==> flow/design.v <==
`timescale 1ns / 1ps
module pid_controller(
    input  logic        clk,
    input  logic        rst_n,
    input  logic [15:0] setpoint,
    input  logic [15:0] feedback,
    input  logic [15:0] Kp,
    input  logic [15:0] Ki,
    input  logic [15:0] Kd,
    input  logic [15:0] clk_prescaler,
    output logic [15:0] control_signal
);
    logic signed [16:0]  error_s;         
    logic signed [16:0]  prev_error_s;
    logic signed [31:0]  integral_s;      
    logic signed [31:0]  derivative_s;
    logic [15:0] clk_divider;
    logic        sampling_flag;
    logic signed [31:0] kp_mul, ki_mul;
    logic signed [31:0] kd_mul;
    logic signed [31:0] control_calc;
    always_ff @(posedge clk or negedge rst_n) begin
        if (!rst_n) begin
            clk_divider    <= 16'h0000;
            sampling_flag  <= 1'b0;
        end else if (clk_divider == clk_prescaler) begin
            clk_divider    <= 16'h0000;
            sampling_flag  <= 1'b1;
        end else begin
            clk_divider    <= clk_divider + 16'd1;
            sampling_flag  <= 1'b0;
        end
    end
    always_comb begin
        error_s = $signed({1'b0, setpoint}) - $signed({1'b0, feedback});
        kp_mul = $signed({1'b0, Kp}) * error_s;
        ki_mul = $signed({1'b0, Ki}) * error_s;
        kd_mul = $signed({1'b0, Kd}) * (error_s - prev_error_s);
        control_calc = kp_mul + integral_s + kd_mul;
    end
    always_ff @(posedge clk or negedge rst_n) begin
        if (!rst_n) begin
            prev_error_s   <= '0;
            integral_s     <= '0;
            derivative_s   <= '0;
            control_signal <= 16'h0000;
        end else if (sampling_flag) begin
            integral_s   <= integral_s + ki_mul;
            derivative_s <= kd_mul;
            control_signal <= control_calc[15:0];
            prev_error_s <= error_s;
        end
    end
endmodule
`timescale 1ns/1ps
module top (
  input  logic        clk,
  input  logic        rst_n,
  input  logic [15:0] setpoint,
  input  logic [15:0] feedback,
  input  logic [15:0] Kp,
  input  logic [15:0] Ki,
  input  logic [15:0] Kd,
  input  logic [15:0] clk_prescaler,
  output logic [15:0] control_signal
);
  pid_controller u_dut (
    .clk(clk),
    .rst_n(rst_n),
    .setpoint(setpoint),
    .feedback(feedback),
    .Kp(Kp),
    .Ki(Ki),
    .Kd(Kd),
    .clk_prescaler(clk_prescaler),
    .control_signal(control_signal)
  );
endmodule
==> reports on top <==
* Tool chain data of top *
Tool output for the design above before and after an edit, in the order of the flow.
"before" refers to lines of the RTL above, "after" to lines of the edited file.
"difference": "after" minus "before" as printed here.
Operators carry their Yosys type and port widths (W data, S select, Z words).
Library cell names are shortened.
A cell with -- has no value.

set-up
  top = top
  clock port = clk
  library = sky130hd
  corner = tt_025C_1v80

* Diff *
The edit as a unified diff against the file above.
This change comes from a script, not from a designer. The edited design behaves differently; no optimisation was intended.

begin of diff
@@ -20,9 +20,6 @@
     logic signed [31:0] kd_mul;
     logic signed [31:0] control_calc;
-    always_ff @(posedge clk or negedge rst_n) begin
-        if (!rst_n) begin
-            clk_divider    <= 16'h0000;
-            sampling_flag  <= 1'b0;
-        end else if (clk_divider == clk_prescaler) begin
+    always_ff @(posedge clk) begin
+        if (clk_divider == clk_prescaler) begin
             clk_divider    <= 16'h0000;
             sampling_flag  <= 1'b1;
end of diff

* Elaborated design *
Counts by Yosys on the flattened word-level netlist (proc, flatten, opt, wreduce; memories kept). Register bits leave out memories and registers merged into their read ports (data or address); mux counts leave out enables and synchronous resets folded into registers. Print and check cells are left out. Cells with the same type and inputs are merged into one.

bit counts
  what                        before  after  difference
  register bits               82      82     0
  input bits                  98      98     0
  output and inout port bits  16      16     0
  word-level cells            17      16     -1

operators by class
  what                   before  after  difference
  add/sub/neg operators  6       6      0
  multipliers            3       3      0
  equal/unequal tests    1       1      0
  muxes and demuxes      2       1      -1

operators with widths
  kind                     before  after  difference
  $mux W16                 1       0      -1
  $add A16 B16 Y16         2       2      0
  $add A16 B1 Y16 const B  1       1      0
  $add A32 B32 Y32         1       1      0
  $eq A16 B16 Y1           1       1      0
  $mul A17 B17 Y16         1       1      0
  $mul A17 B17 Y32         1       1      0
  $mul A17 B32 Y16         1       1      0
  $mux W1                  1       1      0
  $sub A16 B16 Y17         1       1      0
  $sub A17 B17 Y18         1       1      0

* Longest topological paths *
Depth = most cells in a row (Yosys ltp): at word level without a register or memory, in the mapped netlist without a sequential cell, where the memories' decode and read muxes count.

depth
  what                          before  after  difference
  word-level depth              4       4      0
  ABC_AREA                      0       0      --
  depth in mapped cells         42      41     -1
  mapped depth without buffers  41      40     -1

* After synthesis *
Yosys stat after the flow's synthesis: flattened, memories mapped to cells. It holds for the ABC_AREA given above (unset counts as 0); a run with the other value may have another netlist.

mapped netlist
  what                            before    after     difference
  standard cells after synthesis  1,856     1,905     +49
  mapped area (um^2)              16,932.5  17,023.8  +91.3
  sequential area (um^2)          1,626.6   1,541.5   -85.1
  flip-flop cells                 65        65        0
  buffers                         63        60        -3

cells by type
  cell      before  after  difference
  and2_1    181     139    -42
  inv_1     411     435    +24
  nor2b_1   36      57     +21
  dfrtp_1   65      48     -17
  dfxtp_1   0       17     +17
  nand2_1   221     232    +11
  and3_1    7       17     +10
  or3_1     2       10     +8
  xnor2_1   113     120    +7
  a21oi_1   30      36     +6
  o21ai_0   39      44     +5
  o21ai_1   5       0      -5
  xor2_1    32      28     -4
  xnor3_1   11      7      -4
  nor2_1    31      28     -3
  o21a_1    8       5      -3
  nand4_1   4       7      +3
  a211oi_1  1       4      +3

Not every row of either side is listed.
By module: a second synthesis without flattening, with its own total; a netlist apart from the flattened one above.

second synthesis, totals
  what                                            before    after     difference
  cell total of the unflattened synthesis         1,945     1,932     -13
  area total of the unflattened synthesis (um^2)  17,204.0  17,143.9  -60.1

Each row is one instance without its submodules.

by module, before
  module          instances  cells  area (um^2)  sequential area (um^2)
  pid_controller  1          1,945  17,204.0     1,626.6
  top             1          0      0.0          0.0

by module, after
  module          instances  cells  area (um^2)  sequential area (um^2)
  pid_controller  1          1,932  17,143.9     1,541.5
  top             1          0      0.0          0.0

* Path before layout *
OpenSTA on the mapped netlist: ideal clock, no wires. The path of least setup slack (recovery checks aside). Input and output delay are each 20% of the period. Register names are those of the netlist, which keeps one name where synthesis merged equal registers.

path after synthesis
  what                               before                             after                              difference
  path type                          in2reg                             in2reg                             --
  start point                        input port setpoint[0]             input port feedback[2]             --
  end point                          register u_dut.control_signal[15]  register u_dut.control_signal[15]  --
  period (ps)                        12,500                             12,500                             0
  library setup time (ps)            125                                77                                 -48
  launch time at the first pin (ps)  2,500                              2,500                              0
  arrival time (ps)                  12,774                             12,062                             -712
  path slack (ps)                    -399                               360                                +759
  delay of the path (ps)             10,399                             9,639                              -760
  driving pins on the path           40                                 38                                 -2
  buffers on the path                1                                  1                                  0
  synthesis period reached (ps)      12,899                             12,140                             -759

"delay of the path" is the arrival time less input delay plus setup time.
"driving pins on the path" counts driving pins, that of a launching flip-flop among them; a cell with two outputs on the path counts twice.
"synthesis period reached" is the clock period less the worst setup slack; recovery checks do not enter. This is arithmetic on one report: input and output delays are still those of the set period (20% each).
The rows between start and end are the longest chain of elaborated cells between them; the timing report does not say that the signal goes this way. Where chains are equally long, one stands for them.
Each line given opens the expression or statement behind the cell; cells for indexed reads and writes are added by Yosys, which also makes memories of some case tables.

on the way, after synthesis, before
  path through = inv_1 > ha_1 > inv_1 > fa_1 > a211oi_1 > o21bai_1 > a21oi_1 > xnor2_1 > clkbuf_1 > ha_1 > a21o_1 > a221oi_1 > a21bo_2 > a311oi_1 > xnor2_1 > and2_1 > fa_1 > inv_1 > (+4 left out) > inv_1 > fa_1 > fa_1 > fa_1 > inv_1 > fa_1 > xnor2_1 > xnor2_1 > xnor2_1 > xnor2_1 > xnor2_1 > xnor2_1 > xnor2_1 > xnor3_1 > xnor3_1 > xnor3_1 > xnor3_1 > mux2_4
  length of the longest elaborated chain = 4
  elaborated cells between the ends (all ways) = 6
  source lines of those cells = 4

ends and longest elaborated chain, after synthesis, before
  what                 line  RTL
  start, declared      59    input  logic [15:0] setpoint,
  $sub A16 B16 Y17     35    error_s = $signed({1'b0, setpoint}) - $signed({1'b0, feedback});
  $mul A17 B17 Y16     36    kp_mul = $signed({1'b0, Kp}) * error_s;
  $add A16 B16 Y16 x2  39    control_calc = kp_mul + integral_s + kd_mul;
  end, assigned        46    control_signal <= 16'h0000;
  end, assigned        50    control_signal <= control_calc[15:0];
  end, declared        11    output logic [15:0] control_signal

Nets of the timed path that keep an RTL name, with a line that drives or declares them; the list need not be complete.

named nets, after synthesis, before
  net               line
  u_dut.error_s[6]  35

on the way, after synthesis, after
  path through = inv_1 > ha_1 > nor2b_1 > o311ai_0 > mux2i_1 > nand2_1 > clkbuf_1 > ha_1 > or3_4 > or3_1 > or3_1 > a31o_1 > a21oi_1 > xnor2_1 > nand2_1 > fa_1 > fa_1 > fa_1 > (+2 left out) > inv_1 > fa_1 > fa_1 > fa_1 > inv_1 > fa_1 > xor2_1 > xnor2_1 > xnor2_1 > xnor2_1 > xnor2_1 > xnor2_1 > xnor2_1 > xnor2_1 > xnor2_1 > xnor3_1 > xnor3_1 > a21oi_1
  length of the longest elaborated chain = 4
  elaborated cells between the ends (all ways) = 6
  source lines of those cells = 4

ends and longest elaborated chain, after synthesis, after
  what                 line  RTL
  start, declared      57    input  logic [15:0] feedback,
  $sub A16 B16 Y17     32    error_s = $signed({1'b0, setpoint}) - $signed({1'b0, feedback});
  $mul A17 B17 Y16     33    kp_mul = $signed({1'b0, Kp}) * error_s;
  $add A16 B16 Y16 x2  36    control_calc = kp_mul + integral_s + kd_mul;
  end, assigned        43    control_signal <= 16'h0000;
  end, assigned        47    control_signal <= control_calc[15:0];
  end, declared        11    output logic [15:0] control_signal

named nets, after synthesis, after
  net               line
  u_dut.error_s[6]  32

* Timing after layout *
Path of least setup slack in the final report of the runs of set A (OpenROAD, finished layout, wires in). Where an end is a register, its clock arrival counts in the times.
The path's times are printed in steps of 10 ps; the period is the one set.

path post-layout
  what                               before                             after                              difference
  path type                          in2reg                             in2reg                             --
  start point                        input port feedback[0]             input port setpoint[0]             --
  end point                          register u_dut.control_signal[15]  register u_dut.control_signal[15]  --
  period (ps)                        12,500                             12,500                             0
  library setup time (ps)            110                                140                                +30
  launch time at the first pin (ps)  2,500                              2,500                              0
  arrival time (ps)                  12,310                             12,280                             -30
  path slack (ps)                    450                                450                                0
  driving pins on the path           39                                 40                                 +1
  buffers on the path                2                                  3                                  +1

The rows between start and end are the longest chain of elaborated cells between them; the timing report does not say that the signal goes this way. Where chains are equally long, one stands for them.

on the way, post-layout, before
  path through = clkdlybuf4s50_1 > ha_2 > inv_1 > fa_2 > a211oi_2 > o21bai_1 > a21oi_2 > xnor2_2 > ha_1 > buf_4 > o21a_1 > o21ai_2 > a22oi_2 > a31oi_2 > a211o_1 > xnor2_2 > and2_4 > fa_1 > (+3 left out) > fa_1 > fa_1 > fa_1 > fa_1 > fa_1 > fa_2 > xnor2_2 > xnor2_1 > xnor2_1 > xnor2_1 > xnor2_1 > xnor2_1 > xnor2_1 > xnor3_1 > xnor3_1 > xnor3_1 > xnor3_1 > mux2_4
  length of the longest elaborated chain = 4
  elaborated cells between the ends (all ways) = 6
  source lines of those cells = 4

ends and longest elaborated chain, post-layout, before
  what                 line  RTL
  start, declared      60    input  logic [15:0] feedback,
  $sub A16 B16 Y17     35    error_s = $signed({1'b0, setpoint}) - $signed({1'b0, feedback});
  $mul A17 B17 Y16     36    kp_mul = $signed({1'b0, Kp}) * error_s;
  $add A16 B16 Y16 x2  39    control_calc = kp_mul + integral_s + kd_mul;
  end, assigned        46    control_signal <= 16'h0000;
  end, assigned        50    control_signal <= control_calc[15:0];
  end, declared        11    output logic [15:0] control_signal

on the way, post-layout, after
  path through = clkdlybuf4s50_1 > inv_1 > ha_1 > fa_2 > nor2b_4 > buf_4 > buf_4 > o31ai_1 > xnor2_2 > ha_1 > or3_4 > or3_1 > or3_1 > a31o_1 > a21oi_2 > xnor2_2 > nand2_2 > fa_1 > (+4 left out) > inv_1 > fa_1 > fa_1 > fa_1 > inv_1 > fa_2 > xor2_2 > xnor2_1 > xnor2_1 > xnor2_1 > xnor2_1 > xnor2_1 > xnor2_1 > xnor2_1 > xnor2_1 > xnor3_1 > xnor3_1 > a21oi_2
  length of the longest elaborated chain = 4
  elaborated cells between the ends (all ways) = 6
  source lines of those cells = 4

ends and longest elaborated chain, post-layout, after
  what                 line  RTL
  start, declared      56    input  logic [15:0] setpoint,
  $sub A16 B16 Y17     32    error_s = $signed({1'b0, setpoint}) - $signed({1'b0, feedback});
  $mul A17 B17 Y16     33    kp_mul = $signed({1'b0, Kp}) * error_s;
  $add A16 B16 Y16 x2  36    control_calc = kp_mul + integral_s + kd_mul;
  end, assigned        43    control_signal <= 16'h0000;
  end, assigned        47    control_signal <= control_calc[15:0];
  end, declared        11    output logic [15:0] control_signal

* Flow runs *
Runs of the flow (Yosys, OpenROAD) on both versions; the two runs of a pair have the same settings. The constraints put input and output delay at 20% of the set period each and load the outputs with 0.01 pF.

flow settings, set A
  CORE_UTILIZATION = 40
  period_ns = 12.5
  CAP_MARGIN = 20
  CORE_MARGIN = 2
  SLEW_MARGIN = 20

measured results, set A
  what                                           before    after     difference
  Yosys chip area after synthesis (um^2)         16,932.5  17,023.8  +91.3
  overall die area (um^2)                        43,993.0  44,226.1  +233.1
  standard-cell area of the final layout (um^2)  19,608.8  19,511.2  -97.6
  utilization (%)                                46.9      46.5      -0.4
  setup slack of the worst path (ps)             445       446       +1
  setup total negative slack (ps)                0         0         0
  smallest hold slack (ps)                       502       494       -8
  reached clock period (ps)                      12,055    12,054    -1

flow settings, set B
  ABC_AREA = 0
  CAP_MARGIN = 30
  CORE_ASPECT_RATIO = 2.0
  CORE_UTILIZATION = 41
  CTS_CLUSTER_DIAMETER = 339
  CTS_CLUSTER_SIZE = 41
  MIN_ROUTING_LAYER = met1
  PLACE_DENSITY = 0.53
  SETUP_SLACK_MARGIN = 0.77
  period_ns = 19.9
  CORE_MARGIN = 2
  SLEW_MARGIN = 20

measured results, set B
  what                                           before    after     difference
  Yosys chip area after synthesis (um^2)         16,932.5  17,023.8  +91.3
  overall die area (um^2)                        43,039.0  43,266.0  +227.0
  standard-cell area of the final layout (um^2)  19,100.8  19,148.4  +47.6
  utilization (%)                                46.7      46.7      0.0
  setup slack of the worst path (ps)             4,709     5,372     +663
  setup total negative slack (ps)                0         0         0
  smallest hold slack (ps)                       508       505       -3
  reached clock period (ps)                      15,191    14,528    -663

"reached clock period" is the run's clock period less its worst setup slack. It is reckoned from that one timing run; input and output delays stay at 20% of the period that was set.
